==> flow/design.v <==
module processor
(
	input wire clk_i,
	input wire rst_i,
	input wire stall_i,
	output wire [31:0] addr_o,
	input wire [31:0] data_i,
	output wire [31:0] data_o,
	output wire [3:0] data_w_o,
	output wire [2:0] data_mode_o,
	input wire [7:0] extio_in,
	output wire [7:0] extio_out
);
	wire stall_cpu; wire mwait_cpu; wire irq_cpu; wire irq_ack_cpu; wire exception_cpu; wire data_b_cpu; wire data_h_cpu; wire data_access_cpu;
	wire [31:0] irq_vector_cpu; wire [31:0] inst_addr_cpu; wire [31:0] inst_in_cpu; wire [31:0] data_addr_cpu; wire [31:0] data_in_cpu; wire [31:0] data_out_cpu;
	wire [3:0] data_w_cpu;
	assign data_mode_o = {data_b_cpu,data_h_cpu,data_access_cpu};
	datapath core
	(
		.clock(clk_i),
		.reset(rst_i),
		.stall(stall_cpu),
		.mwait(mwait_cpu),
		.irq_vector(irq_vector_cpu),
		.irq(irq_cpu),
		.irq_ack(irq_ack_cpu),
		.exception(exception_cpu),
		.inst_addr(inst_addr_cpu),
		.inst_in(inst_in_cpu),
		.data_addr(data_addr_cpu),
		.data_in(data_in_cpu),
		.data_out(data_out_cpu),
		.data_w(data_w_cpu),
		.data_b(data_b_cpu),
		.data_h(data_h_cpu),
		.data_access(data_access_cpu)
	);
	interrupt_controller int_control
	(
		.clock(clk_i),
		.reset(rst_i),
		.stall(stall_i),
		.stall_cpu(stall_cpu),
		.mwait_cpu(mwait_cpu),
		.irq_vector_cpu(irq_vector_cpu),
		.irq_cpu(irq_cpu),
		.irq_ack_cpu(irq_ack_cpu),
		.exception_cpu(exception_cpu),
		.inst_addr_cpu(inst_addr_cpu),
		.inst_in_cpu(inst_in_cpu),
		.data_addr_cpu(data_addr_cpu),
		.data_in_cpu(data_in_cpu),
		.data_out_cpu(data_out_cpu),
		.data_w_cpu(data_w_cpu),
		.data_access_cpu(data_access_cpu),
		.addr_mem(addr_o),
		.data_read_mem(data_i),
		.data_write_mem(data_o),
		.data_we_mem(data_w_o),
		.extio_in(extio_in),
		.extio_out(extio_out)
	);
endmodule
module datapath
(
	input wire clock,
	input wire reset,
	input wire stall,
	input wire mwait,
	input wire [31:0] irq_vector,
	input wire irq,
	output wire irq_ack,
	output wire exception,
	output wire [31:0] inst_addr,
	input wire [31:0] inst_in,
	output wire [31:0] data_addr,
	input wire [31:0] data_in,
	output reg [31:0] data_out,
	output reg [3:0] data_w,
	output wire data_b,
	output wire data_h,
	output wire data_access
);
	wire [31:0] inst_in_s; reg [31:0] data_in_s; reg [31:0] pc; reg [31:0] pc_last;
	reg [31:0] pc_last2; wire [31:0] pc_plus4; wire [31:0] pc_next;
	wire [31:0] result; wire [31:0] branch; wire [31:0] ext32b;
	wire [31:0] ext32h; wire [31:0] alu_src1; wire [31:0] alu_src2;
	wire [31:12] ext32;
	wire [6:0] opcode; wire [6:0] funct7;
	wire [2:0] funct3;
	wire [3:0] read_reg1; wire [3:0] read_reg2; wire [3:0] write_reg;
	wire [4:0] rs1; wire [4:0] rs2; wire [4:0] rd;
	wire [31:0] write_data; wire [31:0] read_data1; wire [31:0] read_data2;
	wire [31:0] imm_i; wire [31:0] imm_s; wire [31:0] imm_sb;
	wire [31:0] imm_uj; wire [31:0] branch_src1; wire [31:0] branch_src2;
	wire [31:12] imm_u;
	wire wreg; wire zero; wire less_than; wire branch_taken; wire jump_taken; reg stall_reg;
	wire irq_ack_s; reg irq_ack_s_dly; reg bds; wire data_access_s; reg data_access_s_dly;
	wire reg_write_ctl; wire alu_src1_ctl; wire sig_read_ctl; wire reg_to_mem; wire mem_to_reg; wire except;
	wire [1:0] jump_ctl; wire [1:0] mem_write_ctl; wire [1:0] mem_read_ctl;
	wire [2:0] alu_src2_ctl; wire [2:0] branch_ctl;
	wire [3:0] alu_op_ctl;
	reg [4:0] rs1_r; reg [4:0] rs2_r; reg [4:0] rd_r;
	reg [31:0] imm_i_r; reg [31:0] imm_s_r; reg [31:0] imm_sb_r; reg [31:0] imm_uj_r;
	reg [31:12] imm_u_r;
	reg reg_write_ctl_r; reg alu_src1_ctl_r; reg sig_read_ctl_r; reg reg_to_mem_r; reg mem_to_reg_r;
	reg [1:0] jump_ctl_r; reg [1:0] mem_write_ctl_r; reg [1:0] mem_read_ctl_r;
	reg [2:0] alu_src2_ctl_r; reg [2:0] branch_ctl_r;
	reg [3:0] alu_op_ctl_r;
	always @(posedge clock or posedge reset) begin
		if (reset == 1'b1) begin
			pc <= {32{1'b0}};
			pc_last <= {32{1'b0}};
			pc_last2 <= {32{1'b0}};
		end else begin
			if (stall == 1'b0) begin
				pc <= pc_next;
				pc_last <= pc;
				pc_last2 <= pc_last;
			end
		end
	end
	assign pc_plus4 = pc + 4;
	assign pc_next = (irq == 1'b1 && irq_ack_s == 1'b1) || except == 1'b1 ? 
	irq_vector : branch_taken == 1'b1 || jump_taken == 1'b1 ? 
	branch : data_access_s == 1'b1 ?
	pc_last : pc_plus4;
	assign irq_ack_s = irq == 1'b1 && bds == 1'b0 && branch_taken == 1'b0 && jump_taken == 1'b0 && reg_to_mem_r == 1'b0 && mem_to_reg_r == 1'b0 ? 1'b1 : 1'b0;
	assign irq_ack = irq_ack_s_dly;
	assign exception = except == 1'b1 ? 1'b1 : 1'b0;
	always @(posedge clock or posedge reset) begin
		if (reset == 1'b1) begin
			irq_ack_s_dly <= 1'b0;
			bds <= 1'b0;
			data_access_s_dly <= 1'b0;
			stall_reg <= 1'b0;
		end else begin
			stall_reg <= stall;
			if (stall == 1'b0) begin
				data_access_s_dly <= data_access_s;
				if (mwait == 1'b0) begin
					irq_ack_s_dly <= irq_ack_s;
					if (branch_taken == 1'b1 || jump_taken == 1'b1) begin
						bds <= 1'b1;
					end
					else begin
						bds <= 1'b0;
					end
				end
			end
		end
	end
	assign inst_in_s = data_access_s == 1'b1 || except == 1'b1 || branch_taken == 1'b1 || 
		jump_taken == 1'b1 || bds == 1'b1 || irq_ack_s == 1'b1 ? 32'h00000000 : 
		{inst_in[7:0],inst_in[15:8],inst_in[23:16],inst_in[31:24]};
	assign opcode = inst_in_s[6:0];
	assign funct3 = inst_in_s[14:12];
	assign funct7 = inst_in_s[31:25];
	assign rd = inst_in_s[11:7];
	assign rs1 = inst_in_s[19:15];
	assign rs2 = inst_in_s[24:20];
	assign imm_i = {ext32[31:12],inst_in_s[31:20]};
	assign imm_s = {ext32[31:12],inst_in_s[31:25],inst_in_s[11:7]};
	assign imm_sb = {ext32[31:13],inst_in_s[31],inst_in_s[7],inst_in_s[30:25],inst_in_s[11:8],1'b0};
	assign imm_u = inst_in_s[31:12];
	assign imm_uj = {ext32[31:21],inst_in_s[31],inst_in_s[19:12],inst_in_s[20],inst_in_s[30:21],1'b0};
	assign ext32 = inst_in_s[31] == 1'b1 ? {20{1'b1}} : {20{1'b0}};
	control control_unit
	(
		.opcode(opcode),
		.funct3(funct3),
		.funct7(funct7),
		.reg_write(reg_write_ctl),
		.alu_src1(alu_src1_ctl),
		.alu_src2(alu_src2_ctl),
		.alu_op(alu_op_ctl),
		.jump(jump_ctl),
		.branch(branch_ctl),
		.mem_write(mem_write_ctl),
		.mem_read(mem_read_ctl),
		.sig_read(sig_read_ctl)
	);
	assign reg_to_mem = mem_write_ctl != 2'b00 ? 1'b1 : 1'b0;
	assign mem_to_reg = mem_read_ctl != 2'b00 ? 1'b1 : 1'b0;
	always @(posedge clock or posedge reset) begin
		if (reset == 1'b1) begin
			rd_r <= {5{1'b0}};
			rs1_r <= {5{1'b0}};
			rs2_r <= {5{1'b0}};
			imm_i_r <= {32{1'b0}};
			imm_s_r <= {32{1'b0}};
			imm_sb_r <= {32{1'b0}};
			imm_u_r <= {20{1'b0}};
			imm_uj_r <= {32{1'b0}};
			reg_write_ctl_r <= 1'b0;
			alu_src1_ctl_r <= 1'b0;
			alu_src2_ctl_r <= {3{1'b0}};
			alu_op_ctl_r <= {4{1'b0}};
			jump_ctl_r <= {2{1'b0}};
			branch_ctl_r <= {3{1'b0}};
			mem_write_ctl_r <= {2{1'b0}};
			mem_read_ctl_r <= {2{1'b0}};
			sig_read_ctl_r <= 1'b0;
			reg_to_mem_r <= 1'b0;
			mem_to_reg_r <= 1'b0;
		end else begin
			if (stall == 1'b0 && mwait == 1'b0) begin
				rd_r <= rd;
				rs1_r <= rs1;
				rs2_r <= rs2;
				imm_i_r <= imm_i;
				imm_s_r <= imm_s;
				imm_sb_r <= imm_sb;
				imm_u_r <= imm_u;
				imm_uj_r <= imm_uj;
				reg_write_ctl_r <= reg_write_ctl;
				alu_src1_ctl_r <= alu_src1_ctl;
				alu_src2_ctl_r <= alu_src2_ctl;
				alu_op_ctl_r <= alu_op_ctl;
				jump_ctl_r <= jump_ctl;
				branch_ctl_r <= branch_ctl;
				mem_write_ctl_r <= mem_write_ctl;
				mem_read_ctl_r <= mem_read_ctl;
				sig_read_ctl_r <= sig_read_ctl;
				reg_to_mem_r <= reg_to_mem;
				mem_to_reg_r <= mem_to_reg;
			end
		end
	end
	reg_bank register_bank
	(
		.clock(clock),
		.read_reg1(read_reg1),
		.read_reg2(read_reg2),
		.write_reg(write_reg),
		.wreg(wreg),
		.write_data(write_data),
		.read_data1(read_data1),
		.read_data2(read_data2)
	);
	assign read_reg1 = rs1_r[3:0];
	assign read_reg2 = rs2_r[3:0];
	assign write_reg = rd_r[3:0];
	assign wreg = (reg_write_ctl_r | mem_to_reg_r) &  ~mwait &  ~stall_reg;
	alu alu
	(
		.op1(alu_src1),
		.op2(alu_src2),
		.alu_op(alu_op_ctl_r),
		.result(result),
		.zero(zero),
		.less_than(less_than)
	);
	assign alu_src1 = alu_src1_ctl_r == 1'b0 ? read_data1 : pc_last2;
	assign alu_src2 = alu_src2_ctl_r == 3'b000 ? {imm_u_r,12'h000} : alu_src2_ctl_r == 3'b001 ? 
		imm_i_r : alu_src2_ctl_r == 3'b010 ? imm_s_r : alu_src2_ctl_r == 3'b011 ? 
		pc : alu_src2_ctl_r == 3'b100 ? {24'h000000,3'b000,rs2_r} : read_data2;
	assign branch_src1 = jump_ctl_r == 2'b11 ? read_data1 : pc_last2;
	assign branch_src2 = jump_ctl_r == 2'b10 ? imm_uj_r : jump_ctl_r == 2'b11 ? imm_i_r : imm_sb_r;
	assign branch = branch_src1 + branch_src2;
	assign branch_taken = (zero == 1'b1 && branch_ctl_r == 3'b001) || 
		(zero == 1'b0 && branch_ctl_r == 3'b010) || (less_than == 1'b1 && branch_ctl_r == 3'b011) || 
		(less_than == 1'b0 && branch_ctl_r == 3'b100) || (less_than == 1'b1 && branch_ctl_r == 3'b101) || 
		(less_than == 1'b0 && branch_ctl_r == 3'b110) ? 1'b1 : 1'b0;
	assign except = branch_ctl_r == 3'b111 ? 1'b1 : 1'b0;
	assign jump_taken = jump_ctl_r != 2'b00 ? 1'b1 : 1'b0;
	assign inst_addr = pc;
	assign data_addr = result;
	assign data_b = mem_read_ctl_r == 2'b01 || mem_write_ctl_r == 2'b01 ? 1'b1 : 1'b0;
	assign data_h = mem_read_ctl_r == 2'b10 || mem_write_ctl_r == 2'b10 ? 1'b1 : 1'b0;
	assign data_access_s = reg_to_mem_r == 1'b1 || mem_to_reg_r == 1'b1 ? 1'b1 : 1'b0;
	assign data_access = data_access_s == 1'b1 && data_access_s_dly == 1'b0 ? 1'b1 : 1'b0;
	always @(mem_write_ctl_r, result, read_data2) begin
		case (mem_write_ctl_r)
		2'b11 : begin
			data_out <= {read_data2[7:0],read_data2[15:8],read_data2[23:16],read_data2[31:24]};
			data_w <= 4'b1111;
		end
		2'b01 : begin
			data_out <= {read_data2[7:0],read_data2[7:0],read_data2[7:0],read_data2[7:0]};
			case (result[1:0])
			2'b11 : begin data_w <= 4'b0001; end
			2'b10 : begin data_w <= 4'b0010; end
			2'b01 : begin data_w <= 4'b0100; end
			default : begin data_w <= 4'b1000; end
			endcase
		end
		2'b10 : begin
			data_out <= {read_data2[7:0],read_data2[15:8],read_data2[7:0],read_data2[15:8]};
			case (result[1])
			1'b1 : begin data_w <= 4'b0011; end
			default : begin data_w <= 4'b1100; end
			endcase
			end
		default : begin
			data_out <= {read_data2[7:0],read_data2[15:8],read_data2[23:16],read_data2[31:24]};
			data_w <= 4'b0000;
		end
		endcase
	end
	always @(mem_read_ctl_r, result, data_in) begin
		case (mem_read_ctl_r)
		2'b01 : begin
			case (result[1:0])
			2'b11 : begin data_in_s <= {24'h000000,data_in[7:0]}; end
			2'b10 : begin data_in_s <= {24'h000000,data_in[15:8]}; end
			2'b01 : begin data_in_s <= {24'h000000,data_in[23:16]}; end
			default : begin data_in_s <= {24'h000000,data_in[31:24]}; end
			endcase
		end
		2'b10 : begin
			case (result[1])
			1'b1 : begin data_in_s <= {16'h0000,data_in[7:0],data_in[15:8]}; end
			default : begin data_in_s <= {16'h0000,data_in[23:16],data_in[31:24]}; end
			endcase
		end
		default : begin
			data_in_s <= {data_in[7:0],data_in[15:8],data_in[23:16],data_in[31:24]};
		end
		endcase
	end
	assign ext32b = (data_in_s[7] == 1'b0 || sig_read_ctl_r == 1'b0) ? 
		{24'h000000,data_in_s[7:0]} : {24'hffffff,data_in_s[7:0]};
	assign ext32h = (data_in_s[15] == 1'b0 || sig_read_ctl_r == 1'b0) ? 
		{16'h0000,data_in_s[15:0]} : {16'hffff,data_in_s[15:0]};
	assign write_data = mem_read_ctl_r == 2'b11 ? data_in_s : mem_read_ctl_r == 2'b01 ? 
		ext32b : mem_read_ctl_r == 2'b10 ? ext32h : jump_taken == 1'b1 ? 
		pc_last : result;
endmodule
module control
(
	input wire [6:0] opcode,
	input wire [2:0] funct3,
	input wire [6:0] funct7,
	output reg reg_write,
	output reg alu_src1,
	output reg [2:0] alu_src2,
	output reg [3:0] alu_op,
	output reg [1:0] jump,
	output reg [2:0] branch,
	output reg [1:0] mem_write,
	output reg [1:0] mem_read,
	output reg sig_read
);
	always @(opcode, funct3, funct7) begin
		case (opcode)			 
		7'b0110111 : begin		 
			reg_write <= 1'b1;
			alu_src1 <= 1'b0;
			alu_src2 <= 3'b000;
			alu_op <= 4'b0110;
			jump <= 2'b00;
			branch <= 3'b000;
			mem_write <= 2'b00;
			mem_read <= 2'b00;
			sig_read <= 1'b0;
		end
		7'b0010111 : begin		 
			reg_write <= 1'b1;
			alu_src1 <= 1'b1;
			alu_src2 <= 3'b000;
			alu_op <= 4'b0100;
			jump <= 2'b00;
			branch <= 3'b000;
			mem_write <= 2'b00;
			mem_read <= 2'b00;
			sig_read <= 1'b0;
		end
		7'b1101111 : begin		 
			reg_write <= 1'b1;
			alu_src1 <= 1'b0;
			alu_src2 <= 3'b011;
			alu_op <= 4'b0110;
			jump <= 2'b10;
			branch <= 3'b000;
			mem_write <= 2'b00;
			mem_read <= 2'b00;
			sig_read <= 1'b0;
		end
		7'b1100111 : begin		 
			reg_write <= 1'b1;
			alu_src1 <= 1'b0;
			alu_src2 <= 3'b011;
			alu_op <= 4'b0110;
			jump <= 2'b11;
			branch <= 3'b000;
			mem_write <= 2'b00;
			mem_read <= 2'b00;
			sig_read <= 1'b0;
		end
		7'b1100011 : begin		 
			case (funct3)
			3'b000 : begin		 
				reg_write <= 1'b0;
				alu_src1 <= 1'b0;
				alu_src2 <= 3'b101;
				alu_op <= 4'b0101;
				jump <= 2'b00;
				branch <= 3'b001;
				mem_write <= 2'b00;
				mem_read <= 2'b00;
				sig_read <= 1'b0;
			end
			3'b001 : begin		 
				reg_write <= 1'b0;
				alu_src1 <= 1'b0;
				alu_src2 <= 3'b101;
				alu_op <= 4'b0101;
				jump <= 2'b00;
				branch <= 3'b010;
				mem_write <= 2'b00;
				mem_read <= 2'b00;
				sig_read <= 1'b0;
			end
			3'b100 : begin		 
				reg_write <= 1'b0;
				alu_src1 <= 1'b0;
				alu_src2 <= 3'b101;
				alu_op <= 4'b0111;
				jump <= 2'b00;
				branch <= 3'b011;
				mem_write <= 2'b00;
				mem_read <= 2'b00;
				sig_read <= 1'b0;
			end
			3'b101 : begin		 
				reg_write <= 1'b0;
				alu_src1 <= 1'b0;
				alu_src2 <= 3'b101;
				alu_op <= 4'b0111;
				jump <= 2'b00;
				branch <= 3'b100;
				mem_write <= 2'b00;
				mem_read <= 2'b00;
				sig_read <= 1'b0;
			end
			3'b110 : begin		 
				reg_write <= 1'b0;
				alu_src1 <= 1'b0;
				alu_src2 <= 3'b101;
				alu_op <= 4'b1000;
				jump <= 2'b00;
				branch <= 3'b101;
				mem_write <= 2'b00;
				mem_read <= 2'b00;
				sig_read <= 1'b0;
			end
			3'b111 : begin		 
				reg_write <= 1'b0;
				alu_src1 <= 1'b0;
				alu_src2 <= 3'b101;
				alu_op <= 4'b1000;
				jump <= 2'b00;
				branch <= 3'b110;
				mem_write <= 2'b00;
				mem_read <= 2'b00;
				sig_read <= 1'b0;
			end
			default : begin
				reg_write <= 1'b0;
				alu_src1 <= 1'b0;
				alu_src2 <= 3'b000;
				alu_op <= 4'b0000;
				jump <= 2'b00;
				branch <= 3'b000;
				mem_write <= 2'b00;
				mem_read <= 2'b00;
				sig_read <= 1'b0;
			end
			endcase
		end
		7'b0000011 : begin		 
			case (funct3)
			3'b000 : begin		 
				reg_write <= 1'b1;
				alu_src1 <= 1'b0;
				alu_src2 <= 3'b001;
				alu_op <= 4'b0100;
				jump <= 2'b00;
				branch <= 3'b000;
				mem_write <= 2'b00;
				mem_read <= 2'b01;
				sig_read <= 1'b1;
			end
			3'b001 : begin		 
				reg_write <= 1'b1;
				alu_src1 <= 1'b0;
				alu_src2 <= 3'b001;
				alu_op <= 4'b0100;
				jump <= 2'b00;
				branch <= 3'b000;
				mem_write <= 2'b00;
				mem_read <= 2'b10;
				sig_read <= 1'b1;
			end
			3'b010 : begin		 
				reg_write <= 1'b1;
				alu_src1 <= 1'b0;
				alu_src2 <= 3'b001;
				alu_op <= 4'b0100;
				jump <= 2'b00;
				branch <= 3'b000;
				mem_write <= 2'b00;
				mem_read <= 2'b11;
				sig_read <= 1'b1;
			end
			3'b100 : begin		 
				reg_write <= 1'b1;
				alu_src1 <= 1'b0;
				alu_src2 <= 3'b001;
				alu_op <= 4'b0100;
				jump <= 2'b00;
				branch <= 3'b000;
				mem_write <= 2'b00;
				mem_read <= 2'b01;
				sig_read <= 1'b0;
			end
			3'b101 : begin		 
				reg_write <= 1'b1;
				alu_src1 <= 1'b0;
				alu_src2 <= 3'b001;
				alu_op <= 4'b0100;
				jump <= 2'b00;
				branch <= 3'b000;
				mem_write <= 2'b00;
				mem_read <= 2'b10;
				sig_read <= 1'b0;
			end
			default : begin
				reg_write <= 1'b0;
				alu_src1 <= 1'b0;
				alu_src2 <= 3'b000;
				alu_op <= 4'b0000;
				jump <= 2'b00;
				branch <= 3'b000;
				mem_write <= 2'b00;
				mem_read <= 2'b00;
				sig_read <= 1'b0;
			end
			endcase
		end
		7'b0100011 : begin		 
			case (funct3)
			3'b000 : begin		 
				reg_write <= 1'b0;
				alu_src1 <= 1'b0;
				alu_src2 <= 3'b010;
				alu_op <= 4'b0100;
				jump <= 2'b00;
				branch <= 3'b000;
				mem_write <= 2'b01;
				mem_read <= 2'b00;
				sig_read <= 1'b0;
			end
			3'b001 : begin		 
				reg_write <= 1'b0;
				alu_src1 <= 1'b0;
				alu_src2 <= 3'b010;
				alu_op <= 4'b0100;
				jump <= 2'b00;
				branch <= 3'b000;
				mem_write <= 2'b10;
				mem_read <= 2'b00;
				sig_read <= 1'b0;
			end
			3'b010 : begin		 
				reg_write <= 1'b0;
				alu_src1 <= 1'b0;
				alu_src2 <= 3'b010;
				alu_op <= 4'b0100;
				jump <= 2'b00;
				branch <= 3'b000;
				mem_write <= 2'b11;
				mem_read <= 2'b00;
				sig_read <= 1'b0;
			end
			default : begin
				reg_write <= 1'b0;
				alu_src1 <= 1'b0;
				alu_src2 <= 3'b000;
				alu_op <= 4'b0000;
				jump <= 2'b00;
				branch <= 3'b000;
				mem_write <= 2'b00;
				mem_read <= 2'b00;
				sig_read <= 1'b0;
			end
			endcase
		end
		7'b0010011 : begin		 
			case (funct3)
			3'b000 : begin		 
				reg_write <= 1'b1;
				alu_src1 <= 1'b0;
				alu_src2 <= 3'b001;
				alu_op <= 4'b0100;
				jump <= 2'b00;
				branch <= 3'b000;
				mem_write <= 2'b00;
				mem_read <= 2'b00;
				sig_read <= 1'b0;
			end
			3'b010 : begin		 
				reg_write <= 1'b1;
				alu_src1 <= 1'b0;
				alu_src2 <= 3'b001;
				alu_op <= 4'b0111;
				jump <= 2'b00;
				branch <= 3'b000;
				mem_write <= 2'b00;
				mem_read <= 2'b00;
				sig_read <= 1'b0;
			end
			3'b011 : begin		 
				reg_write <= 1'b1;
				alu_src1 <= 1'b0;
				alu_src2 <= 3'b001;
				alu_op <= 4'b1000;
				jump <= 2'b00;
				branch <= 3'b000;
				mem_write <= 2'b00;
				mem_read <= 2'b00;
				sig_read <= 1'b0;
			end
			3'b100 : begin		 
				reg_write <= 1'b1;
				alu_src1 <= 1'b0;
				alu_src2 <= 3'b001;
				alu_op <= 4'b0010;
				jump <= 2'b00;
				branch <= 3'b000;
				mem_write <= 2'b00;
				mem_read <= 2'b00;
				sig_read <= 1'b0;
			end
			3'b110 : begin		 
				reg_write <= 1'b1;
				alu_src1 <= 1'b0;
				alu_src2 <= 3'b001;
				alu_op <= 4'b0001;
				jump <= 2'b00;
				branch <= 3'b000;
				mem_write <= 2'b00;
				mem_read <= 2'b00;
				sig_read <= 1'b0;
			end
			3'b111 : begin		 
				reg_write <= 1'b1;
				alu_src1 <= 1'b0;
				alu_src2 <= 3'b001;
				alu_op <= 4'b0000;
				jump <= 2'b00;
				branch <= 3'b000;
				mem_write <= 2'b00;
				mem_read <= 2'b00;
				sig_read <= 1'b0;
			end
			3'b001 : begin		 
				reg_write <= 1'b1;
				alu_src1 <= 1'b0;
				alu_src2 <= 3'b100;
				alu_op <= 4'b1001;
				jump <= 2'b00;
				branch <= 3'b000;
				mem_write <= 2'b00;
				mem_read <= 2'b00;
				sig_read <= 1'b0;
			end
			3'b101 : begin
				case (funct7)
				7'b0000000 : begin	 
					reg_write <= 1'b1;
					alu_src1 <= 1'b0;
					alu_src2 <= 3'b100;
					alu_op <= 4'b1010;
					jump <= 2'b00;
					branch <= 3'b000;
					mem_write <= 2'b00;
					mem_read <= 2'b00;
					sig_read <= 1'b0;
				end
				7'b0100000 : begin	 
					reg_write <= 1'b1;
					alu_src1 <= 1'b0;
					alu_src2 <= 3'b100;
					alu_op <= 4'b1100;
					jump <= 2'b00;
					branch <= 3'b000;
					mem_write <= 2'b00;
					mem_read <= 2'b00;
					sig_read <= 1'b0;
				end
				default : begin
					reg_write <= 1'b0;
					alu_src1 <= 1'b0;
					alu_src2 <= 3'b000;
					alu_op <= 4'b0000;
					jump <= 2'b00;
					branch <= 3'b000;
					mem_write <= 2'b00;
					mem_read <= 2'b00;
					sig_read <= 1'b0;
				end
				endcase
			end
			default : begin
				reg_write <= 1'b0;
				alu_src1 <= 1'b0;
				alu_src2 <= 3'b000;
				alu_op <= 4'b0000;
				jump <= 2'b00;
				branch <= 3'b000;
				mem_write <= 2'b00;
				mem_read <= 2'b00;
				sig_read <= 1'b0;
			end
			endcase
		end
		7'b0110011 : begin		 
			case (funct3)
			3'b000 : begin
				case (funct7)
				7'b0000000 : begin
				reg_write <= 1'b1;
				alu_src1 <= 1'b0;
				alu_src2 <= 3'b101;
				alu_op <= 4'b0100;
				jump <= 2'b00;
				branch <= 3'b000;
				mem_write <= 2'b00;
				mem_read <= 2'b00;
				sig_read <= 1'b0;
				end
				7'b0100000 : begin
				reg_write <= 1'b1;
				alu_src1 <= 1'b0;
				alu_src2 <= 3'b101;
				alu_op <= 4'b0101;
				jump <= 2'b00;
				branch <= 3'b000;
				mem_write <= 2'b00;
				mem_read <= 2'b00;
				sig_read <= 1'b0;
				end
				default : begin
				reg_write <= 1'b0;
				alu_src1 <= 1'b0;
				alu_src2 <= 3'b000;
				alu_op <= 4'b0000;
				jump <= 2'b00;
				branch <= 3'b000;
				mem_write <= 2'b00;
				mem_read <= 2'b00;
				sig_read <= 1'b0;
				end
				endcase
			end
			3'b001 : begin			 
				reg_write <= 1'b1;
				alu_src1 <= 1'b0;
				alu_src2 <= 3'b101;
				alu_op <= 4'b1001;
				jump <= 2'b00;
				branch <= 3'b000;
				mem_write <= 2'b00;
				mem_read <= 2'b00;
				sig_read <= 1'b0;
			end
			3'b010 : begin			 
				reg_write <= 1'b1;
				alu_src1 <= 1'b0;
				alu_src2 <= 3'b101;
				alu_op <= 4'b0111;
				jump <= 2'b00;
				branch <= 3'b000;
				mem_write <= 2'b00;
				mem_read <= 2'b00;
				sig_read <= 1'b0;
			end
			3'b011 : begin			 
				reg_write <= 1'b1;
				alu_src1 <= 1'b0;
				alu_src2 <= 3'b101;
				alu_op <= 4'b1000;
				jump <= 2'b00;
				branch <= 3'b000;
				mem_write <= 2'b00;
				mem_read <= 2'b00;
				sig_read <= 1'b0;
			end
			3'b100 : begin			 
				reg_write <= 1'b1;
				alu_src1 <= 1'b0;
				alu_src2 <= 3'b101;
				alu_op <= 4'b0010;
				jump <= 2'b00;
				branch <= 3'b000;
				mem_write <= 2'b00;
				mem_read <= 2'b00;
				sig_read <= 1'b0;
			end
			3'b101 : begin
				case (funct7)		
				7'b0000000 : begin	 
					reg_write <= 1'b1;
					alu_src1 <= 1'b0;
					alu_src2 <= 3'b101;
					alu_op <= 4'b1010;
					jump <= 2'b00;
					branch <= 3'b000;
					mem_write <= 2'b00;
					mem_read <= 2'b00;
					sig_read <= 1'b0;
				end
				7'b0100000 : begin	 
					reg_write <= 1'b1;
					alu_src1 <= 1'b0;
					alu_src2 <= 3'b101;
					alu_op <= 4'b1100;
					jump <= 2'b00;
					branch <= 3'b000;
					mem_write <= 2'b00;
					mem_read <= 2'b00;
					sig_read <= 1'b0;
				end
				default : begin
					reg_write <= 1'b0;
					alu_src1 <= 1'b0;
					alu_src2 <= 3'b000;
					alu_op <= 4'b0000;
					jump <= 2'b00;
					branch <= 3'b000;
					mem_write <= 2'b00;
					mem_read <= 2'b00;
					sig_read <= 1'b0;
				end
				endcase
			end
			3'b110 : begin			 
				reg_write <= 1'b1;
				alu_src1 <= 1'b0;
				alu_src2 <= 3'b101;
				alu_op <= 4'b0001;
				jump <= 2'b00;
				branch <= 3'b000;
				mem_write <= 2'b00;
				mem_read <= 2'b00;
				sig_read <= 1'b0;
			end
			3'b111 : begin			 
				reg_write <= 1'b1;
				alu_src1 <= 1'b0;
				alu_src2 <= 3'b101;
				alu_op <= 4'b0000;
				jump <= 2'b00;
				branch <= 3'b000;
				mem_write <= 2'b00;
				mem_read <= 2'b00;
				sig_read <= 1'b0;
			end
			default : begin
				reg_write <= 1'b0;
				alu_src1 <= 1'b0;
				alu_src2 <= 3'b000;
				alu_op <= 4'b0000;
				jump <= 2'b00;
				branch <= 3'b000;
				mem_write <= 2'b00;
				mem_read <= 2'b00;
				sig_read <= 1'b0;
			end
			endcase
		end
		7'b1110011 : begin		 
			reg_write <= 1'b0;
			alu_src1 <= 1'b0;
			alu_src2 <= 3'b000;
			alu_op <= 4'b0000;
			jump <= 2'b00;
			branch <= 3'b111;
			mem_write <= 2'b00;
			mem_read <= 2'b00;
			sig_read <= 1'b0;
		end
		default : begin
			reg_write <= 1'b0;
			alu_src1 <= 1'b0;
			alu_src2 <= 3'b000;
			alu_op <= 4'b0000;
			jump <= 2'b00;
			branch <= 3'b000;
			mem_write <= 2'b00;
			mem_read <= 2'b00;
			sig_read <= 1'b0;
		end
		endcase
	end
endmodule
module reg_bank
(
	input wire clock,
	input wire [3:0] read_reg1,
	input wire [3:0] read_reg2,
	input wire [3:0] write_reg,
	input wire wreg,
	input wire [31:0] write_data,
	output wire [31:0] read_data1,
	output wire [31:0] read_data2
);
	reg [31:0] registers[0:15];
	always @(posedge clock) begin
		if (write_reg != 4'b0000 && wreg == 1'b1) begin
			registers[write_reg] <= write_data;
		end
	end
	assign read_data1 = read_reg1 != 4'b0000 ? registers[read_reg1] : {32{1'b0}};
	assign read_data2 = read_reg2 != 4'b0000 ? registers[read_reg2] : {32{1'b0}};
endmodule
module alu
(
	input wire [31:0] op1,
	input wire [31:0] op2,
	input wire [3:0] alu_op,
	output wire [31:0] result,
	output wire zero,
	output wire less_than
);
	reg [31:0] r; wire [31:0] shift;
	wire [4:0] shift_op2;
	wire [32:0] addsub;
	wire less; wire lshift; wire logical;
	always @(op1, op2, alu_op, addsub, less, shift_op2, shift) begin
		case (alu_op)
		4'b0000 : begin r <= op1 & op2; end
		4'b0001 : begin r <= op1 | op2; end
		4'b0010 : begin r <= op1 ^ op2; end
		4'b0100, 4'b0101 : begin r <= addsub[31:0]; end
		4'b0110 : begin r <= op2; end
		4'b0111,4'b1000 : begin r <= {28'h0000000,3'b000,less}; end
		default : begin r <= shift; end
		endcase
	end
	assign addsub = alu_op > 4'b0100 ? ({1'b0,op1}) - ({1'b0,op2}) : ({1'b0,op1}) + ({1'b0,op2});
	assign less = op1[31] == op2[31] || alu_op == 4'b1000 ? addsub[32] : op1[31];
	assign less_than = less;
	assign zero =  ~(r[31] | r[30] | r[29] | r[28] | r[27] | r[26] | 
		r[25] | r[24] | r[23] | r[22] | r[21] | r[20] | r[19] | 
		r[18] | r[17] | r[16] | r[15] | r[14] | r[13] | r[12] | 
		r[11] | r[10] | r[9] | r[8] | r[7] | r[6] | r[5] | r[4] | 
		r[3] | r[2] | r[1] | r[0]);
	assign shift_op2 = op2[4:0];
	assign lshift = alu_op[0] == 1'b1 ? 1'b1 : 1'b0;
	assign logical = alu_op[2] == 1'b0 ? 1'b1 : 1'b0;
	bshift barrel_shifter
	(
		.lshift(lshift),
		.logical(logical),
		.shift(shift_op2),
		.in(op1),
		.out(shift)
	);
	assign result = r;
endmodule
module bshift
(
	input wire lshift,
	input wire logical,
	input wire [4:0] shift,
	input wire [31:0] in,
	output wire [31:0] out
);
	wire [31:0] shift1l; wire [31:0] shift2l; wire [31:0] shift4l; wire [31:0] shift8l; wire [31:0] shift16l;
	wire [31:0] shift1r; wire [31:0] shift2r; wire [31:0] shift4r; wire [31:0] shift8r; wire [31:0] shift16r;
	wire [31:16] fill;
	assign fill = logical == 1'b0 ? {16{in[31]}} : 16'h0000;
	assign shift1l = shift[0] == 1'b1 ? {in[30:0],1'b0} : in;
	assign shift2l = shift[1] == 1'b1 ? {shift1l[29:0],2'b00} : shift1l;
	assign shift4l = shift[2] == 1'b1 ? {shift2l[27:0],4'h0} : shift2l;
	assign shift8l = shift[3] == 1'b1 ? {shift4l[23:0],8'h00} : shift4l;
	assign shift16l = shift[4] == 1'b1 ? {shift8l[15:0],16'h0000} : shift8l;
	assign shift1r = shift[0] == 1'b1 ? {fill[31],in[31:1]} : in;
	assign shift2r = shift[1] == 1'b1 ? {fill[31:30],shift1r[31:2]} : shift1r;
	assign shift4r = shift[2] == 1'b1 ? {fill[31:28],shift2r[31:4]} : shift2r;
	assign shift8r = shift[3] == 1'b1 ? {fill[31:24],shift4r[31:8]} : shift4r;
	assign shift16r = shift[4] == 1'b1 ? {fill[31:16],shift8r[31:16]} : shift8r;
	assign out = lshift == 1'b0 ? shift16r : shift16l;
endmodule
module interrupt_controller
(
	input wire clock,
	input wire reset,
	input wire stall,
	output wire stall_cpu,
	output wire mwait_cpu,
	output wire [31:0] irq_vector_cpu,
	output wire irq_cpu,
	input wire irq_ack_cpu,
	input wire exception_cpu,
	input wire [31:0] inst_addr_cpu,
	output wire [31:0] inst_in_cpu,
	input wire [31:0] data_addr_cpu,
	output wire [31:0] data_in_cpu,
	input wire [31:0] data_out_cpu,
	input wire [3:0] data_w_cpu,
	input wire data_access_cpu,
	output wire [31:0] addr_mem,
	input wire [31:0] data_read_mem,
	output wire [31:0] data_write_mem,
	output wire [3:0] data_we_mem,
	input wire [7:0] extio_in,
	output wire [7:0] extio_out
);
	wire [7:0] irq_cause; reg [7:0] irq_mask_reg; reg [7:0] irq_status_reg; reg [7:0] extio_out_reg;
	reg [31:0] periph_data; reg [31:0] irq_vector_reg; reg [31:0] irq_epc_reg; reg [31:0] inst_reg;
	wire interrupt; reg irq; reg data_access_cpu_dly;
	parameter [2:0] irq_idle = 0, irq_int = 1, irq_req = 2, irq_ackn = 3, irq_done = 4;
	reg [2:0] pulse_state;
	reg [2:0] pulse_next_state;
	wire periph_access; reg periph_access_dly; wire periph_access_we;
	wire [3:0] data_we_mem_s;
	always @(posedge clock or posedge reset) begin
		if (reset == 1'b1) begin
			periph_data <= {32{1'b0}};
		end else begin
			if (periph_access == 1'b1) begin
			case (data_addr_cpu[7:4])
			4'b0000 : begin periph_data <= irq_vector_reg; end			 
			4'b0001 : begin periph_data <= {irq_cause[7:0],24'h000000}; end		 
			4'b0010 : begin periph_data <= {irq_mask_reg[7:0],24'h000000}; end	 
			4'b0011 : begin periph_data <= {irq_status_reg,24'h000000}; end		 
			4'b0100 : begin 							 
				periph_data <= {irq_epc_reg[7:0],irq_epc_reg[15:8],irq_epc_reg[23:16],irq_epc_reg[31:24]};
			end
			4'b1000 : begin periph_data <= {extio_in,24'h000000}; end		 
			4'b1001 : begin periph_data <= {extio_out_reg,24'h000000}; end		 
			default : begin periph_data <= data_read_mem; end
			endcase
			end
		end
	end
	assign inst_in_cpu = data_access_cpu == 1'b0 ? data_read_mem : inst_reg;
	assign data_in_cpu = periph_access_dly == 1'b0 ? data_read_mem : periph_data;
	always @(posedge clock or posedge reset) begin
		if (reset == 1'b1) begin
			irq_vector_reg <= {32{1'b0}};
			irq_mask_reg <= {8{1'b0}};
			irq_status_reg <= {8{1'b0}};
			extio_out_reg <= {8{1'b0}};
		end else begin
			if (periph_access == 1'b1 && periph_access_we == 1'b1) begin
				case (data_addr_cpu[7:4])
				4'b0000 : begin				 
					irq_vector_reg <= {data_out_cpu[7:0],data_out_cpu[15:8],data_out_cpu[23:16],data_out_cpu[31:24]};
				end
				4'b0010 : begin				 
					irq_mask_reg <= data_out_cpu[31:24];
				end
				4'b0011 : begin				 
					irq_status_reg <= data_out_cpu[31:24];
				end
				4'b1001 : begin				 
					extio_out_reg <= data_out_cpu[31:24];
				end
				default : begin
				end
				endcase
			end
			if (irq_ack_cpu == 1'b1 || exception_cpu == 1'b1) begin
				irq_status_reg[0] <= 1'b0;		 
			end
		end
	end
	always @(posedge clock or posedge reset) begin
		if (reset == 1'b1) begin
			irq_epc_reg <= 32'h00000000;
		end else begin
			if (((irq == 1'b1 && irq_ack_cpu == 1'b0) || exception_cpu == 1'b1)) begin
				irq_epc_reg <= inst_addr_cpu;
			end
		end
	end
	always @(posedge clock or posedge reset) begin
		if (reset == 1'b1) begin
			pulse_state <= irq_idle;
			pulse_next_state <= irq_idle;
			irq <= 1'b0;
		end else begin
			if (stall == 1'b0) begin
				pulse_state <= pulse_next_state;
				case (pulse_state)
				irq_idle : begin
					if (interrupt == 1'b1 && irq_status_reg[0] == 1'b1) begin
						pulse_next_state <= irq_int;
					end
				end
				irq_int : begin
					irq <= 1'b1;
					pulse_next_state <= irq_req;
				end
				irq_req : begin
					if (irq_ack_cpu == 1'b1) begin
						irq <= 1'b0;
						pulse_next_state <= irq_ackn;
					end
				end
				irq_ackn : begin
					pulse_next_state <= irq_done;
				end
				irq_done : begin
					if (irq_status_reg[0] == 1'b1) begin
						pulse_next_state <= irq_idle;
					end
				end
				default : begin
					pulse_next_state <= irq_idle;
				end
				endcase
			end
		end
	end
	always @(posedge clock or posedge reset) begin
		if (reset == 1'b1) begin
			periph_access_dly <= 1'b0;
			data_access_cpu_dly <= 1'b0;
			inst_reg <= {32{1'b0}};
		end else begin
			if (stall == 1'b0) begin
				periph_access_dly <= periph_access;
				data_access_cpu_dly <= data_access_cpu;
				if ((data_access_cpu == 1'b0)) begin
					inst_reg <= data_read_mem;
				end
			end
		end
	end
	assign periph_access = data_addr_cpu[31:27] == 5'b11110 && data_access_cpu == 1'b1 ? 1'b1 : 1'b0;
	assign periph_access_we = periph_access <= 1'b1 && data_w_cpu != 4'b0000 ? 1'b1 : 1'b0;
	assign addr_mem = data_access_cpu == 1'b1 ? data_addr_cpu : inst_addr_cpu;
	assign data_write_mem = data_out_cpu;
	assign data_we_mem_s = data_access_cpu == 1'b1 && periph_access == 1'b0 ? data_w_cpu : 4'b0000;
	assign data_we_mem = data_we_mem_s;
	assign mwait_cpu = data_access_cpu == 1'b1 && data_access_cpu_dly == 1'b0 ? 1'b1 : 1'b0;
	assign stall_cpu = stall;
	assign interrupt = (irq_cause & irq_mask_reg) == 16'h0000 ? 1'b0 : 1'b1;
	assign irq_cause = extio_in;
	assign irq_cpu = irq;
	assign irq_vector_cpu = irq_vector_reg;
	assign extio_out = extio_out_reg;
endmodule
# ---- Step by step through the tools: processor
# Tool output for the design above before and after an edit, in the order of the flow.
# Lines under "orig" count in the file above, lines under "edited" in the edited file.
# "delta": "edited" minus "orig" as printed here. "change_rel_pct": 100 x difference / "orig".
# Operators: Yosys type, input widths -> output width; for muxes data width and select width s.
# Library cell names are shortened.
# The mark -- stands for no value.
dict set report inputs {
  top {processor}
  clock {clk_i}
  lib {sky130hd}
  lib_corner {tt_025C_1v80}
}

# ---- Edit of the RTL
# The edit as a unified diff against the file above.
# A script made this edit. It changes what the design does and was not meant as an optimisation.
# begin of diff
@@ -336,5 +336,5 @@
 	output reg alu_src1,
 	output reg [2:0] alu_src2,
-	output reg [3:0] alu_op,
+	output reg [1:0] alu_op,
 	output reg [1:0] jump,
 	output reg [2:0] branch,
# end of diff

# ---- Elaborated design
# Yosys after proc, flatten, opt, wreduce and memory -nomap, before mapping. Memory bits, and registers merged into a memory's read port (data or address), are not among the register bits. Print and check cells are not counted.
# Memory sizes are those after Yosys's memory passes, which may raise the word count (mostly to a power of two), join words into wider ones and drop unused or constant bits.
# element orig edited delta change_rel_pct
set classes {}
lappend classes {add_sub_neg 4 4 0 0.00}
lappend classes {mul 0 0 0 --}
lappend classes {n_div 0 0 0 --}
lappend classes {compare 2 2 0 0.00}
lappend classes {equal 62 57 -5 -8.06}
lappend classes {n_shift 0 0 0 --}
lappend classes {n_mux 112 109 -3 -2.68}
lappend classes {bitwise 55 55 0 0.00}
lappend classes {n_reduce_logical 88 87 -1 -1.14}
# operator orig edited delta change_rel_pct
set op_table {}
lappend op_table {{$eq 4x3->1 const B} 5 1 -4 -80.00}
lappend op_table {{$mux 3} 9 7 -2 -22.22}
lappend op_table {{$pmux 4 s8} 2 0 -2 -100.00}
lappend op_table {{$mux 1} 28 29 1 3.57}
lappend op_table {{$logic_or 1x1->1} 20 19 -1 -5.00}
lappend op_table {{$reduce_or 2->1} 12 11 -1 -8.33}
lappend op_table {{$eq 2x2->1 const B} 8 9 1 12.50}
lappend op_table {{$eq 2x1->1 const B} 3 4 1 33.33}
lappend op_table {{$eq 4x2->1 const B} 3 2 -1 -33.33}
lappend op_table {{$eq 4x4->1 const B} 3 2 -1 -33.33}
lappend op_table {{$pmux 4 s3} 3 2 -1 -33.33}
lappend op_table {{$eq 4x1->1 const B} 2 1 -1 -50.00}
lappend op_table {{$mux 16} 2 1 -1 -50.00}
lappend op_table {{$mux 2} 2 3 1 50.00}
lappend op_table {{$pmux 2 s2} 2 3 1 50.00}
lappend op_table {{$pmux 3 s2} 2 1 -1 -50.00}
lappend op_table {{$pmux 32 s6} 2 1 -1 -50.00}
lappend op_table {{$reduce_or 3->1} 2 3 1 50.00}
lappend op_table {{$gt 4x3->1 const B} 1 0 -1 -100.00}
lappend op_table {{$pmux 4 s2} 1 0 -1 -100.00}
lappend op_table {{$pmux 4 s7} 1 0 -1 -100.00}
lappend op_table {{$gt 2x3->1 const B} 0 1 1 --}
lappend op_table {{$pmux 2 s4} 0 1 1 --}
lappend op_table {{$pmux 2 s5} 0 1 1 --}
lappend op_table {{$pmux 2 s6} 0 1 1 --}
lappend op_table {{$pmux 32 s3} 0 1 1 --}
# Unchanged operator kinds not shown: 51.
# element orig edited delta change_rel_pct
set bits {}
lappend bits {ff_bits 441 439 -2 -0.45}
lappend bits {latch_bits 0 0 0 --}
lappend bits {ramBits 512 512 0 0.00}
lappend bits {mem_bits_ro 0 0 0 --}
lappend bits {clocked_rd_ports_x_width 0 0 0 --}
lappend bits {memories 1 1 0 0.00}
lappend bits {in_bits 43 43 0 0.00}
lappend bits {elab_cells 363 354 -9 -2.48}
# element orig edited
set mem_list {}
lappend mem_list {memory_list {core.register_bank.registers 16x32 r2 w1} {core.register_bank.registers 16x32 r2 w1}}

# ---- Depth
# Longest topological path by Yosys (ltp), each cell counted once; first at word level (registers and memories cut), then after technology mapping (sequential cells cut; the memories' decode and read muxes count).
# element orig edited delta change_rel_pct
set logic_depth {}
lappend logic_depth {ltp_word 67 67 0 0.00}
lappend logic_depth {ABC_AREA 0 0 -- --}
lappend logic_depth {ltp_mapped 39 36 -3 -7.69}
lappend logic_depth {depth_no_buf 28 29 1 3.57}

# ---- Synthesis result
# The flow's flattened synthesis, as Yosys stat reports it; memories are mapped. The netlist is that of the ABC_AREA named above (0 if unset); the other value can give another one.
# element orig edited delta change_rel_pct
set synth_totals {}
lappend synth_totals {mapped_cells 4783 3908 -875 -18.29}
lappend synth_totals {synth_area_um2 53550.1 47902.2 -5647.9 -10.55}
lappend synth_totals {sequential_area_um2 23233.5 23183.5 -50.0 -0.22}
lappend synth_totals {flip_flops 826 824 -2 -0.24}
# type orig edited delta change_rel_pct
set by_type {}
lappend by_type {a21oi_1 278 147 -131 -47.12}
lappend by_type {o211ai_1 68 12 -56 -82.35}
lappend by_type {o21ai_0 306 255 -51 -16.67}
lappend by_type {nand2_1 489 441 -48 -9.82}
lappend by_type {nor2_1 255 207 -48 -18.82}
lappend by_type {xnor2_1 68 23 -45 -66.18}
lappend by_type {nor3_1 80 36 -44 -55.00}
lappend by_type {a211oi_1 73 29 -44 -60.27}
lappend by_type {nand3_1 76 33 -43 -56.58}
lappend by_type {buf_2 79 39 -40 -50.63}
lappend by_type {mux2i_1 191 227 36 18.85}
lappend by_type {a222oi_1 60 26 -34 -56.67}
lappend by_type {mux2_2 204 235 31 15.20}
lappend by_type {ha_1 129 101 -28 -21.71}
lappend by_type {a22o_1 71 46 -25 -35.21}
lappend by_type {clkbuf_1 240 216 -24 -10.00}
lappend by_type {o221a_2 2 23 21 1050.00}
lappend by_type {a21boi_0 26 6 -20 -76.92}
# Unchanged cell types not shown: 13.
# Not every row of either side is listed.
# By module: a second synthesis without flattening, with its own total; a netlist apart from the flattened one above.
# element orig edited delta change_rel_pct
set unflattened {}
lappend unflattened {cells_unflattened 4861 4800 -61 -1.25}
lappend unflattened {hier_area_um2 53322.4 52915.8 -406.6 -0.76}
# Each row is one instance without its submodules.
# module n_inst cells mod_area_um2 mod_seq_area_um2
set modules_orig {}
lappend modules_orig {reg_bank 1 1169 22036.1 14413.8}
lappend modules_orig {datapath 1 1623 12739.7 3653.5}
lappend modules_orig {interrupt_controller 1 661 8281.7 4028.9}
lappend modules_orig {alu 1 787 5341.4 0.0}
lappend modules_orig {bshift 1 527 4361.7 0.0}
lappend modules_orig {control 1 91 539.3 0.0}
lappend modules_orig {processor 1 3 22.5 0.0}
# module n_inst cells mod_area_um2 mod_seq_area_um2
set modules_edited {}
lappend modules_edited {reg_bank 1 1169 22036.1 14413.8}
lappend modules_edited {datapath 1 1618 12768.5 3603.5}
lappend modules_edited {interrupt_controller 1 661 8281.7 4028.9}
lappend modules_edited {alu 1 752 5008.6 0.0}
lappend modules_edited {bshift 1 527 4361.7 0.0}
lappend modules_edited {control 1 70 436.7 0.0}
lappend modules_edited {processor 1 3 22.5 0.0}

# ---- Path before layout
# Source: OpenSTA report_checks on the synthesized netlist (no wires, ideal clock, input and output delay 20% of the period each), path of least setup slack; recovery checks are left aside. Register names are those of the netlist, which keeps one name where synthesis merged equal registers.
# element orig edited delta change_rel_pct
set synth_path {}
lappend synth_path {path_kind {register -> output} {register -> output} -- --}
lappend synth_path {start {register core.imm_u_r[22]} {register (no name shown)} -- --}
lappend synth_path {end {output data_w_o[2]} {output data_w_o[0]} -- --}
lappend synth_path {clock_period_ns 12.0 12.0 0.0 0.00}
lappend synth_path {arrival_time_ns 7.306 5.304 -2.002 -27.40}
lappend synth_path {required_time_ns 9.600 9.600 0.000 0.00}
lappend synth_path {path_slack_ns 2.294 4.296 2.002 --}
lappend synth_path {delay_ns 7.306 5.304 -2.002 -27.40}
lappend synth_path {stages 35 21 -14 -40.00}
lappend synth_path {period_less_setup_slack_ns 9.706 7.704 -2.002 -20.63}
# "delay_ns" is the arrival time less input delay plus setup time.
# At an output port there is no setup time.
# "stages" counts driving pins, that of a launching flip-flop among them; a cell with two outputs on the path counts twice.
# "period_less_setup_slack_ns" = period - worst setup slack (recovery checks aside). The figure is calculated, with input and output delays left at 20% of the set period.
# The rows between start and end are the longest chain of elaborated cells between them; the timing report does not say that the signal goes this way. Where chains are equally long, one stands for them.
# A line is the first line of the expression or statement that the cell stems from. Yosys adds cells for indexed reads and writes and turns some case tables into memories.
dict set report synth_between_orig {
  path_cell_list {dfrtp_1 > buf_4 > buf_6 > buf_4 > buf_6 > mux4_2 > a22oi_1 > o31ai_2 > o21ai_1 > inv_2 > nor2_1 > clkbuf_1 > buf_1 > and3_1 > and2_1 > clkbuf_1 > nor2_1 > xnor2_1 > ha_1 > a211oi_1 > nand2_1 > a2111o_1 > a41oi_1 > o211ai_1 > a41o_1 > a2111o_1 > a311oi_1 > nor2_1 > mux2i_1 > a21oi_2 > clkbuf_1 > nand2_1 > nand2_1 > a21oi_1 > nor2_1}
  elab_chain_cells 10
  cells_between 17
  classes_between {2 x add/sub; 4 x eq/ne; 8 x mux; 1 x logic; 2 x reduce/logical}
}
# element line_no
set synth_lines_orig {}
lappend synth_lines_orig {{start, declared} 105} ;# reg [31:12] imm_u_r;
lappend synth_lines_orig {{start, assigned} 193} ;# imm_u_r <= {20{1'b0}};
lappend synth_lines_orig {{start, assigned} 214} ;# imm_u_r <= imm_u;
lappend synth_lines_orig {{$mux 32} 255} ;# assign alu_src2 = alu_src2_ctl_r == 3'b000 ? {imm_u_r,12'h000} : alu_src2_ctl_r == 3'b001 ?
lappend synth_lines_orig {{$add 32x32->33} 943} ;# assign addsub = alu_op > 4'b0100 ? ({1'b0,op1}) - ({1'b0,op2}) : ({1'b0,op1}) + ({1'b0,op2});
lappend synth_lines_orig {{$mux 33} 943}
lappend synth_lines_orig {{$pmux 32 s6} 933} ;# case (alu_op)
lappend synth_lines_orig {{$eq 5x5->1} 1136} ;# assign periph_access = data_addr_cpu[31:27] == 5'b11110 && data_access_cpu == 1'b1 ? 1'b1 : 1'b0;
lappend synth_lines_orig {{$logic_and 1x1->1} 1136}
lappend synth_lines_orig {{$mux 1} 1136}
lappend synth_lines_orig {{$not 1->1} 1140} ;# assign data_we_mem_s = data_access_cpu == 1'b1 && periph_access == 1'b0 ? data_w_cpu : 4'b0000;
lappend synth_lines_orig {{$logic_and 1x1->1} 1140}
lappend synth_lines_orig {{$mux 4} 1140}
lappend synth_lines_orig {{end, declared} 9} ;# output wire [3:0] data_w_o,
dict set report synth_between_edited {
  path_cell_list {dfrtp_1 > buf_2 > buf_2 > buf_1 > clkbuf_1 > buf_1 > mux4_2 > mux4_2 > and2_1 > a221oi_1 > nor2_1 > a21o_1 > ha_1 > o21ai_0 > o22ai_1 > a31o_2 > nor4b_2 > nand2b_1 > nor4_2 > nor2_1 > o21a_1}
}
# element line_no
set synth_lines_edited {}
lappend synth_lines_edited {{end, declared} 9} ;# output wire [3:0] data_w_o,
# edited: No chain of elaborated cells between the ends is given.

# ---- Path in the finished layout
# From the final timing report of each run of pair A: the path of least setup slack in the routed layout; clock arrival at registers is part of the times.
# element orig edited delta change_rel_pct
set layout_path {}
lappend layout_path {path_kind {register -> output} {register -> output} -- --}
lappend layout_path {start {register core.imm_u_r[21]} {register (no name shown)} -- --}
lappend layout_path {end {output data_w_o[1]} {output data_w_o[1]} -- --}
lappend layout_path {clock_period_ns 12.0 12.0 0.0 0.00}
lappend layout_path {arrival_time_ns 9.37 7.31 -2.06 -21.99}
lappend layout_path {required_time_ns 9.60 9.60 0.00 0.00}
lappend layout_path {path_slack_ns 0.23 2.29 2.06 --}
lappend layout_path {stages 27 16 -11 -40.74}
# The rows between start and end are the longest chain of elaborated cells between them; the timing report does not say that the signal goes this way. Where chains are equally long, one stands for them.
dict set report layout_between_orig {
  path_cell_list {dfrtp_4 > buf_4 > mux4_2 > a22o_1 > a31oi_4 > a21o_2 > buf_4 > ha_1 > nand2_1 > o21ai_0 > fa_1 > a211oi_1 > o21ai_0 > a2111o_1 > a41oi_1 > o211ai_1 > a41o_1 > a2111o_1 > a221oi_1 > xnor2_1 > a221oi_2 > buf_4 > nor4_1 > nand2_1 > nand2_1 > nor2_1 > clkdlybuf4s50_1}
  elab_chain_cells 10
  cells_between 17
  classes_between {2 x add/sub; 4 x eq/ne; 8 x mux; 1 x logic; 2 x reduce/logical}
}
# element line_no
set layout_lines_orig {}
lappend layout_lines_orig {{start, declared} 105} ;# reg [31:12] imm_u_r;
lappend layout_lines_orig {{start, assigned} 193} ;# imm_u_r <= {20{1'b0}};
lappend layout_lines_orig {{start, assigned} 214} ;# imm_u_r <= imm_u;
lappend layout_lines_orig {{$mux 32} 255} ;# assign alu_src2 = alu_src2_ctl_r == 3'b000 ? {imm_u_r,12'h000} : alu_src2_ctl_r == 3'b001 ?
lappend layout_lines_orig {{$add 32x32->33} 943} ;# assign addsub = alu_op > 4'b0100 ? ({1'b0,op1}) - ({1'b0,op2}) : ({1'b0,op1}) + ({1'b0,op2});
lappend layout_lines_orig {{$mux 33} 943}
lappend layout_lines_orig {{$pmux 32 s6} 933} ;# case (alu_op)
lappend layout_lines_orig {{$eq 5x5->1} 1136} ;# assign periph_access = data_addr_cpu[31:27] == 5'b11110 && data_access_cpu == 1'b1 ? 1'b1 : 1'b0;
lappend layout_lines_orig {{$logic_and 1x1->1} 1136}
lappend layout_lines_orig {{$mux 1} 1136}
lappend layout_lines_orig {{$not 1->1} 1140} ;# assign data_we_mem_s = data_access_cpu == 1'b1 && periph_access == 1'b0 ? data_w_cpu : 4'b0000;
lappend layout_lines_orig {{$logic_and 1x1->1} 1140}
lappend layout_lines_orig {{$mux 4} 1140}
lappend layout_lines_orig {{end, declared} 9} ;# output wire [3:0] data_w_o,
dict set report layout_between_edited {
  path_cell_list {dfrtp_4 > mux4_2 > mux2i_1 > mux2i_4 > o21ai_4 > buf_4 > mux2i_1 > nand2_1 > o2111a_1 > a211oi_1 > o2111a_1 > nor4_2 > buf_4 > nor2_1 > o21a_1 > clkdlybuf4s50_1}
}
# element line_no
set layout_lines_edited {}
lappend layout_lines_edited {{end, declared} 9} ;# output wire [3:0] data_w_o,
# edited: No chain of elaborated cells between the ends is given.

# ---- Measured runs
# Both versions went through the flow (Yosys, OpenROAD) with the same settings in each pair. Constraints: input delay and output delay 20% of the set period each, output load 0.01 pF.
dict set report flow_settings_pair_A {
  CORE_UTILIZATION 40
  period_ns 12.0
  CAP_MARGIN 20
  CORE_MARGIN 2
  SLEW_MARGIN 20
}
# element orig edited delta change_rel_pct
set results_pair_A {}
lappend results_pair_A {synthesis_area_um2 53550.1 47902.2 -5647.9 -10.55}
lappend results_pair_A {final_die_area_um2 136819.0 122539.0 -14280.0 -10.44}
lappend results_pair_A {final_stdcell_area_um2 60812.1 54183.2 -6628.9 -10.90}
lappend results_pair_A {worst_setup_slack_ns 0.228 2.288 2.060 --}
lappend results_pair_A {tns_setup_ns 0.000 0.000 0.000 --}
lappend results_pair_A {holdWs_ns 0.479 0.483 0.004 --}
lappend results_pair_A {design_power_w 0.010135 0.015694 0.005559 54.85}
lappend results_pair_A {achieved_period_ns 11.772 9.712 -2.060 -17.50}
dict set report flow_settings_pair_B {
  CORE_UTILIZATION 17
  CTS_CLUSTER_DIAMETER 67
  GPL_ROUTABILITY_DRIVEN 1
  MAX_ROUTING_LAYER {met5}
  MIN_ROUTING_LAYER {met2}
  PLACE_DENSITY_LB_ADDON 0.17
  TNS_END_PERCENT 10
  period_ns 13.7
  CAP_MARGIN 20
  CORE_MARGIN 2
  SLEW_MARGIN 20
}
# element orig edited delta change_rel_pct
set results_pair_B {}
lappend results_pair_B {synthesis_area_um2 53550.1 47902.2 -5647.9 -10.55}
lappend results_pair_B {final_die_area_um2 319508.0 286038.0 -33470.0 -10.48}
lappend results_pair_B {final_stdcell_area_um2 65215.0 58024.4 -7190.6 -11.03}
lappend results_pair_B {worst_setup_slack_ns 0.092 3.086 2.994 --}
lappend results_pair_B {tns_setup_ns 0.000 0.000 0.000 --}
lappend results_pair_B {holdWs_ns 0.482 0.483 0.001 --}
lappend results_pair_B {design_power_w 0.010014 0.015804 0.005790 57.82}
lappend results_pair_B {achieved_period_ns 13.608 10.614 -2.994 -22.00}
# "achieved_period_ns" is the run's clock period less its worst setup slack. It is reckoned from that one timing run; input and output delays stay at 20% of the period that was set.
# "design_power_w": no workload was simulated; the value follows from the tool's default switching activity.
